==> flow/design.v <==
`timescale 1ns / 1ps
module black_cell(
    input  wire g_left, p_left,
    input  wire g_right, p_right,
    output wire g_out, p_out
);
    assign g_out = g_left | (p_left & g_right);
    assign p_out = p_left & p_right;
endmodule
module gray_cell(
    input  wire g_left, p_left,
    input  wire g_right,
    output wire g_out
);
    assign g_out = g_left | (p_left & g_right);
endmodule
module han_carlson_32(
    input  wire [31:0] a,
    input  wire [31:0] b,
    output wire [31:0] s,
    output wire        ca
);
    wire [31:0] g0, p0;
    assign g0 = a & b;
    assign p0 = a ^ b;
    wire [31:0] gg1, pp1;
    wire [31:0] gg2, pp2;
    wire [31:0] gg3, pp3;
    wire [31:0] gg4, pp4;
    wire [31:0] gg5, pp5;
    genvar i;
    generate
        for (i = 0; i < 32; i = i + 1) begin : STAGE1
            if (i >= 1) begin
                assign gg1[i] = g0[i] | (p0[i] & g0[i-1]);
                assign pp1[i] = p0[i] & p0[i-1];
            end else begin
                assign gg1[i] = g0[i];
                assign pp1[i] = p0[i];
            end
        end
    endgenerate
    generate
        for (i = 0; i < 32; i = i + 1) begin : STAGE2
            if (i >= 2) begin
                assign gg2[i] = gg1[i] | (pp1[i] & gg1[i-2]);
                assign pp2[i] = pp1[i] & pp1[i-2];
            end else begin
                assign gg2[i] = gg1[i];
                assign pp2[i] = pp1[i];
            end
        end
    endgenerate
    generate
        for (i = 0; i < 32; i = i + 1) begin : STAGE3
            if (i >= 4) begin
                assign gg3[i] = gg2[i] | (pp2[i] & gg2[i-4]);
                assign pp3[i] = pp2[i] & pp2[i-4];
            end else begin
                assign gg3[i] = gg2[i];
                assign pp3[i] = pp2[i];
            end
        end
    endgenerate
    generate
        for (i = 0; i < 32; i = i + 1) begin : STAGE4
            if (i >= 8) begin
                assign gg4[i] = gg3[i] | (pp3[i] & gg3[i-8]);
                assign pp4[i] = pp3[i] & pp3[i-8];
            end else begin
                assign gg4[i] = gg3[i];
                assign pp4[i] = pp3[i];
            end
        end
    endgenerate
    generate
        for (i = 0; i < 32; i = i + 1) begin : STAGE5
            if (i >= 16) begin
                assign gg5[i] = gg4[i] | (pp4[i] & gg4[i-16]);
                assign pp5[i] = pp4[i] & pp4[i-16];
            end else begin
                assign gg5[i] = gg4[i];
                assign pp5[i] = pp4[i];
            end
        end
    endgenerate
    wire [31:0] c;
    assign c[0] = 1'b0;
    generate
        for (i = 1; i < 32; i = i + 1) begin : CARRY_ASSIGN
            assign c[i] = gg5[i-1];
        end
    endgenerate
    assign ca = gg5[31];
    assign s = p0 ^ c;
endmodule
module full_adder(
    input a, b, c,
    output s, ca
);
    assign s  = a ^ b ^ c;
    assign ca = (a & b) | (b & c) | (c & a);
endmodule
module compressor_7to3(
    input  [31:0] a1, a2, a3, a4, a5, a6, a7,
    output [31:0] s,
    output [31:0] c1,   
    output [31:0] c2    
);
    genvar j;
    generate
        for (j = 0; j < 32; j = j + 1) begin
            wire s1, s2, s3, s4, d1, d2, d3, d4;
            full_adder f1 (.a(a1[j]), .b(a2[j]), .c(a3[j]), .s(s1), .ca(d1));
            full_adder f2 (.a(a4[j]), .b(a5[j]), .c(a6[j]), .s(s2), .ca(d2));
            full_adder f3 (.a(s1),   .b(s2),   .c(a7[j]),  .s(s3), .ca(d3));
            full_adder f4 (.a(d1),   .b(d2),   .c(d3),    .s(s4), .ca(d4));
            assign s[j]  = s3;
            assign c1[j] = s4;  
            assign c2[j] = d4;  
        end
    endgenerate
endmodule
module csa(
    input  [31:0] a, b, c,
    output [31:0] s,
    output [31:0] ca 
);
    assign s  = a ^ b ^ c;
    assign ca = ((a & b) | (b & c) | (c & a)) << 1;
endmodule
module Optimized_Wallace(
    input clk, rst,
    input [15:0] A, B,
    output reg [31:0] PRODUCT
);
    genvar i, j;
    wire [31:0] pp [0:15];
    generate
        for (i = 0; i < 16; i = i + 1) begin
            for (j = 0; j < 32; j = j + 1) begin
                if ((j >= i) && (j < i + 16))
                    assign pp[i][j] = A[j - i] & B[i];
                else
                    assign pp[i][j] = 1'b0;
            end
        end
    endgenerate
    wire [31:0] s0, s1_1, c0, c1, c0_2, c1_2, b0, b1, b0_2, b1_2;
     compressor_7to3 u1 (.a1(pp[0]), .a2(pp[1]), .a3(pp[2]), .a4(pp[3]), .a5(pp[4]), .a6(pp[5]), .a7(pp[6]), .s(s0), .c1(b0), .c2(b0_2));
     compressor_7to3 u2 (.a1(pp[7]), .a2(pp[8]), .a3(pp[9]), .a4(pp[10]), .a5(pp[11]), .a6(pp[12]), .a7(pp[13]), .s(s1_1), .c1(b1), .c2(b1_2));
   assign c0   = b0<<1;      
   assign c1   = b1<<1;      
   assign c0_2 = b0_2<<2;    
   assign c1_2 = b1_2<<2;   
    reg [31:0] r_s0, r_s1, r_c0, r_c1, r_c02, r_c12, r_pp14, r_pp15;
    always @(posedge clk or posedge rst) begin
        if (rst) begin
            r_s0 <= 0; r_s1 <= 0;
            r_c0 <= 0; r_c1 <= 0;
            r_c02 <= 0; r_c12 <= 0;
            r_pp14 <= 0; r_pp15 <= 0;
        end 
        else begin
            r_s0 <= s0; r_s1 <= s1_1;
            r_c0 <= c0; r_c1 <= c1;
            r_c02 <= c0_2; r_c12 <= c1_2;
            r_pp14 <= pp[14]; r_pp15 <= pp[15];
        end
    end
    wire [31:0] sum2, c1_s2, c2_s2, ca1, ca2;
    compressor_7to3 p1 (.a1(r_s0), .a2(r_s1), .a3(r_c0), .a4(r_c1), .a5(r_c02), .a6(r_c12), .a7(r_pp14), .s(sum2), .c1(c1_s2), .c2(c2_s2));
    assign ca1 = c1_s2<<1;     
    assign ca2 = c2_s2<<2;     
    reg [31:0] rsum2, rca1, rca2, rlt;
    always @(posedge clk or posedge rst) begin
        if (rst) begin
            rsum2 <= 0;
            rca1 <= 0;
            rca2 <= 0;
            rlt <= 0;
        end
        else begin
            rsum2 <= sum2;
            rca1 <= ca1;
            rca2 <= ca2;
            rlt <= r_pp15;
        end
    end
    wire [31:0] ps1, pca1, s, ca;
    csa q1 (.a(rsum2), .b(rca1), .c(rca2), .s(ps1), .ca(pca1));
    csa q2 (.a(rlt), .b(ps1), .c(pca1), .s(s), .ca(ca));
    reg [31:0] rsum, rcarry;
    always @(posedge clk or posedge rst) begin
        if (rst) begin
            rsum <= 0;
            rcarry <= 0;
        end 
        else begin
            rsum <= s;
            rcarry <= ca;
        end
    end
    wire [31:0] sum;
    wire carry;
    han_carlson_32 p2 (.a(rsum), .b(rcarry), .s(sum), .ca(carry));
    always @(posedge clk or posedge rst) begin
        if (rst)
            PRODUCT <= 0;
        else
            PRODUCT <= sum;
    end
endmodule
Tool chain data of Optimized_Wallace
Tool output for the design above, in the order of the flow. Line numbers count from 1 in the design file above. The mark -- stands for no value.

Top module: Optimized_Wallace. Clock port: clk. Library: sky130hd. Timing corner: tt_025C_1v80.

Elaborated design
Counts by Yosys on the flattened word-level netlist (proc, flatten, opt, wreduce; memories kept). Register bits leave out memories and registers merged into their read ports (data or address); mux counts leave out enables and synchronous resets folded into registers. Print and check cells are left out. Cells with the same type and inputs are merged into one.

Flip-flop bits (word level): 342. Under latch bits stands 0. The entry for RAM bits reads 0. For memory bits (read-only) the number is 0. Under clocked read ports x word width stands 0. Under memories stands 0. The figure for input port bits is 34. Under output and inout port bits stands 32. The entry for word-level cells reads 1869.

Under add/subtract/negate cells stands 0. The entry for multipliers reads 0. For divide/modulo/power cells the number is 0. The figure for magnitude comparators is 0. Under eq/ne operators stands 0. The figure for shift-type cells is 0. Mux-type cells: 0. For bitwise logic cells the number is 1854. Reductions and logical operators: 0.

Operators by type and width (number): AND 1 bit (1014); bitwise OR 1 bit (442); bitwise XOR 1 bit (381); AND 31 bit (4); bitwise OR 31 bit (4); bitwise XOR 32 bit (3); AND 30 x 31 -> 31 bit (1); bitwise XOR 30 x 31 -> 31 bit (1); AND 31 x 30 -> 31 bit (1); bitwise XOR 31 bit (1); AND 30 bit (1); bitwise XOR 30 bit (1).

Logic depth
Longest topological path by Yosys (ltp), each cell counted once; first at word level (registers and memories cut), then after technology mapping (sequential cells cut; the memories' decode and read muxes count).

The figure for word-level depth is 11. Under ABC_AREA stands 0. The figure for gate-level depth with buffers is 10. For depth with buffers taken out the number is 10.

Mapped cells and area
The flow's flattened synthesis, as Yosys stat reports it; memories are mapped. The netlist is that of the ABC_AREA named above (0 if unset); the other value can give another one. The area totals of this step are shown rounded.

Under mapped cells stands 1300. The entry for chip area (Yosys) reads 17200 um2. Sequential area: 8430 um2. The entry for mapped flip-flops reads 337. Under buffer cells stands 36.

Cells by type: sky130_fd_sc_hd__dfrtp_1 (number 337, total area 8.43E+03 um2); sky130_fd_sc_hd__fa_1 (number 203, total area 4.06E+03 um2); sky130_fd_sc_hd__and2_1 (number 210, total area 1313.76 um2); sky130_fd_sc_hd__ha_1 (number 104, total area 1.3E+03 um2); sky130_fd_sc_hd__inv_1 (number 205, total area 769.488 um2); sky130_fd_sc_hd__nand2_1 (number 68, total area 255.245 um2); sky130_fd_sc_hd__a21oi_1 (number 26, total area 130.125 um2); sky130_fd_sc_hd__clkbuf_1 (number 33, total area 123.869 um2); sky130_fd_sc_hd__xnor2_1 (number 14, total area 122.618 um2); sky130_fd_sc_hd__nor2_1 (number 21, total area 78.826 um2); sky130_fd_sc_hd__a21o_1 (number 9, total area 67.565 um2); sky130_fd_sc_hd__xor2_1 (number 7, total area 61.309 um2); sky130_fd_sc_hd__o211ai_1 (number 6, total area 45.043 um2); sky130_fd_sc_hd__o21a_1 (number 4, total area 30.029 um2); sky130_fd_sc_hd__nand3_1 (number 5, total area 25.024 um2); sky130_fd_sc_hd__o21ai_0 (number 5, total area 25.024 um2); sky130_fd_sc_hd__nand4_1 (number 3, total area 18.768 um2); sky130_fd_sc_hd__a311oi_1 (number 2, total area 17.517 um2).

Other cell types: 31; their cells: 38. By module: a second synthesis without flattening, with its own total; a netlist apart from the flattened one above.

Under cells (unflattened synthesis) stands 1727. Area total of the unflattened synthesis: 25500 um2.

Rows give one instance, submodules left out.

Modules: (no name shown) (instances 1, cells 713, area 12500 um2, sequential area 10600 um2); full_adder (instances 384, cells 1, area 20.0 um2, sequential area 0.0 um2); compressor_7to3 (instances 3, cells 96, area 721 um2, sequential area 0.0 um2); han_carlson_32 (instances 1, cells 274, area 1890 um2, sequential area 0.0 um2); csa (instances 2, cells 34, area 656 um2, sequential area 0.0 um2).

Path before layout
Source: OpenSTA report_checks on the synthesized netlist (no wires, ideal clock, input and output delay 20% of the period each), path of least setup slack; recovery checks are left aside. Register names are those of the netlist, which keeps one name where synthesis merged equal registers.

Path type: input to register. Start: input port B[7]. End: register (no name shown). The figure for clock period is 3000 ps. Under external input delay stands 600 ps. For setup time the number is 136 ps. Under time at the first pin stands 600 ps. The entry for data arrival time reads 2346 ps. Under required time stands 2864 ps. For setup slack the number is 518 ps. Under path delay stands 1882 ps. For driving pins on the path the number is 7. Under path buffers stands 1. The entry for period reached after synthesis reads 2482 ps.

"path delay" = arrival - input delay + setup time. "driving pins on the path": output pins that drive a net of the path, with the launching flip-flop's if there is one; two outputs of one cell count as two. "period reached after synthesis" = period - worst setup slack (recovery checks aside). The figure is calculated, with input and output delays left at 20% of the set period. The rows between start and end are the longest chain of elaborated cells between them; the timing report does not say that the signal goes this way. Where chains are equally long, one stands for them. A line is the first line of the expression or statement that the cell stems from. Yosys adds cells for indexed reads and writes and turns some case tables into memories.

Cells stage by stage: sky130_fd_sc_hd__clkbuf_1 sky130_fd_sc_hd__and2_1 sky130_fd_sc_hd__fa_1 sky130_fd_sc_hd__inv_1 sky130_fd_sc_hd__fa_1 sky130_fd_sc_hd__inv_1 sky130_fd_sc_hd__fa_1. Length of the longest elaborated chain: 7. For elaborated cells between the ends (all ways) the number is 13. Under source lines of those cells stands 3. Classes of those cells: 13 x logic.

RTL lines, path after synthesis: from (decl) (line 134) `input [15:0] A, B,`; AND 1 bit (line 143) `assign pp[i][j] = A[j - i] & B[i];`; bitwise XOR 1 bit x2 (line 101) `assign s  = a ^ b ^ c;`; AND 1 bit (line 102) `assign ca = (a & b) | (b & c) | (c & a);`; bitwise OR 1 bit x2 (line 102); bitwise XOR 1 bit (line 101).

Path in the finished layout
Path of least setup slack in the final report of entry A (OpenROAD, finished layout, wires in). Where an end is a register, its clock arrival counts in the times. The path's times are printed in steps of 10 ps; the period is the one set.

Path type: register to register. Start: register rsum[6]. End: register (no name shown). The figure for clock period is 3000 ps. For setup time the number is 110 ps. Under time at the first pin stands 520 ps. The entry for data arrival time reads 2870 ps. Under required time stands 3400 ps. For setup slack the number is 530 ps. For driving pins on the path the number is 9. Under path buffers stands 0.

The rows between start and end are the longest chain of elaborated cells between them; the timing report does not say that the signal goes this way. Where chains are equally long, one stands for them.

Cells stage by stage: sky130_fd_sc_hd__dfrtp_1 sky130_fd_sc_hd__ha_1 sky130_fd_sc_hd__a21o_1 sky130_fd_sc_hd__and4_4 sky130_fd_sc_hd__o21a_4 sky130_fd_sc_hd__o211ai_1 sky130_fd_sc_hd__a41oi_2 sky130_fd_sc_hd__mux2i_1 sky130_fd_sc_hd__a311oi_2. Length of the longest elaborated chain: 8. For elaborated cells between the ends (all ways) the number is 13. Under source lines of those cells stands 9. Classes of those cells: 13 x logic.

RTL lines, path after layout: from (decl) (line 193) `reg [31:0] rsum, rcarry;`; from (assign) (line 196) `rsum <= 0;`; from (assign) (line 200) `rsum <= s;`; AND 31 bit (line 24) `assign g0 = a & b;`; AND 1 bit (line 35) `assign gg1[i] = g0[i] | (p0[i] & g0[i-1]);`; bitwise OR 1 bit (line 35); bitwise OR 1 bit (line 46) `assign gg2[i] = gg1[i] | (pp1[i] & gg1[i-2]);`; bitwise OR 1 bit (line 57) `assign gg3[i] = gg2[i] | (pp2[i] & gg2[i-4]);`; AND 1 bit (line 79) `assign gg5[i] = gg4[i] | (pp4[i] & gg4[i-16]);`; bitwise OR 1 bit (line 79); bitwise XOR 32 bit (line 95) `assign s = p0 ^ c;`; to (assign) (line 209); to (assign) (line 211); to (decl) (line 135).

==> results <==
Below are 3 stored runs of the flow (Yosys, OpenROAD; platform sky130hd) on Optimized_Wallace, each with its settings and what was measured, unordered. Constraints: input delay and output delay 20% of the set period each, output load 0.01 pF. "total power of the final layout" rests on the timing tool's default activity at the inputs, not on a simulated workload. Results are given in rounded form.

Entry A has these settings: CAP_MARGIN 40; CELL_PAD_IN_SITES_DETAIL_PLACEMENT 1; CORE_ASPECT_RATIO 0.84; CORE_UTILIZATION 48; CTS_CLUSTER_DIAMETER 86; CTS_CLUSTER_SIZE 24; MIN_ROUTING_LAYER met1; SETUP_SLACK_MARGIN 0.59; SLEW_MARGIN 35; period_ns 3.0; CORE_MARGIN 2. The standard-cell area after routing is 20500 um2. For the area inside the die boundary the run shows 37400 um2. The chip area in the Yosys report is 17200 um2. The total power of the final layout reads 15.7 mW. The measured worst setup slack after layout is 535 ps. The measured total negative slack on setup checks is 0 ps. The utilization of the finished layout stands at 58.1 %.

Entry B has these settings: CAP_MARGIN 40; CELL_PAD_IN_SITES_DETAIL_PLACEMENT 1; CORE_ASPECT_RATIO 0.84; CORE_UTILIZATION 33; CTS_CLUSTER_DIAMETER 125; CTS_CLUSTER_SIZE 24; MIN_ROUTING_LAYER met2; PLACE_DENSITY_LB_ADDON 0.03; SETUP_SLACK_MARGIN 0.59; SLEW_MARGIN 20; period_ns 3.0; CORE_MARGIN 2. For the area inside the die boundary the run shows 54000 um2. The measured worst setup slack after layout is 300 ps. The chip area in the Yosys report is 17200 um2. The standard-cell area after routing is 20800 um2. The total power of the final layout reads 15.8 mW. The measured total negative slack on setup checks is 0 ps. The utilization of the finished layout stands at 40.6 %.

Entry C has these settings: CORE_UTILIZATION 31; period_ns 2.74; CAP_MARGIN 20; CORE_MARGIN 2; SLEW_MARGIN 20. The total power of the final layout reads 17.3 mW. For the area inside the die boundary the run shows 57400 um2. The utilization of the finished layout stands at 37.1 %. The chip area in the Yosys report is 17200 um2. The measured worst setup slack after layout is 115 ps. The measured total negative slack on setup checks is 0 ps. The standard-cell area after routing is 20400 um2.
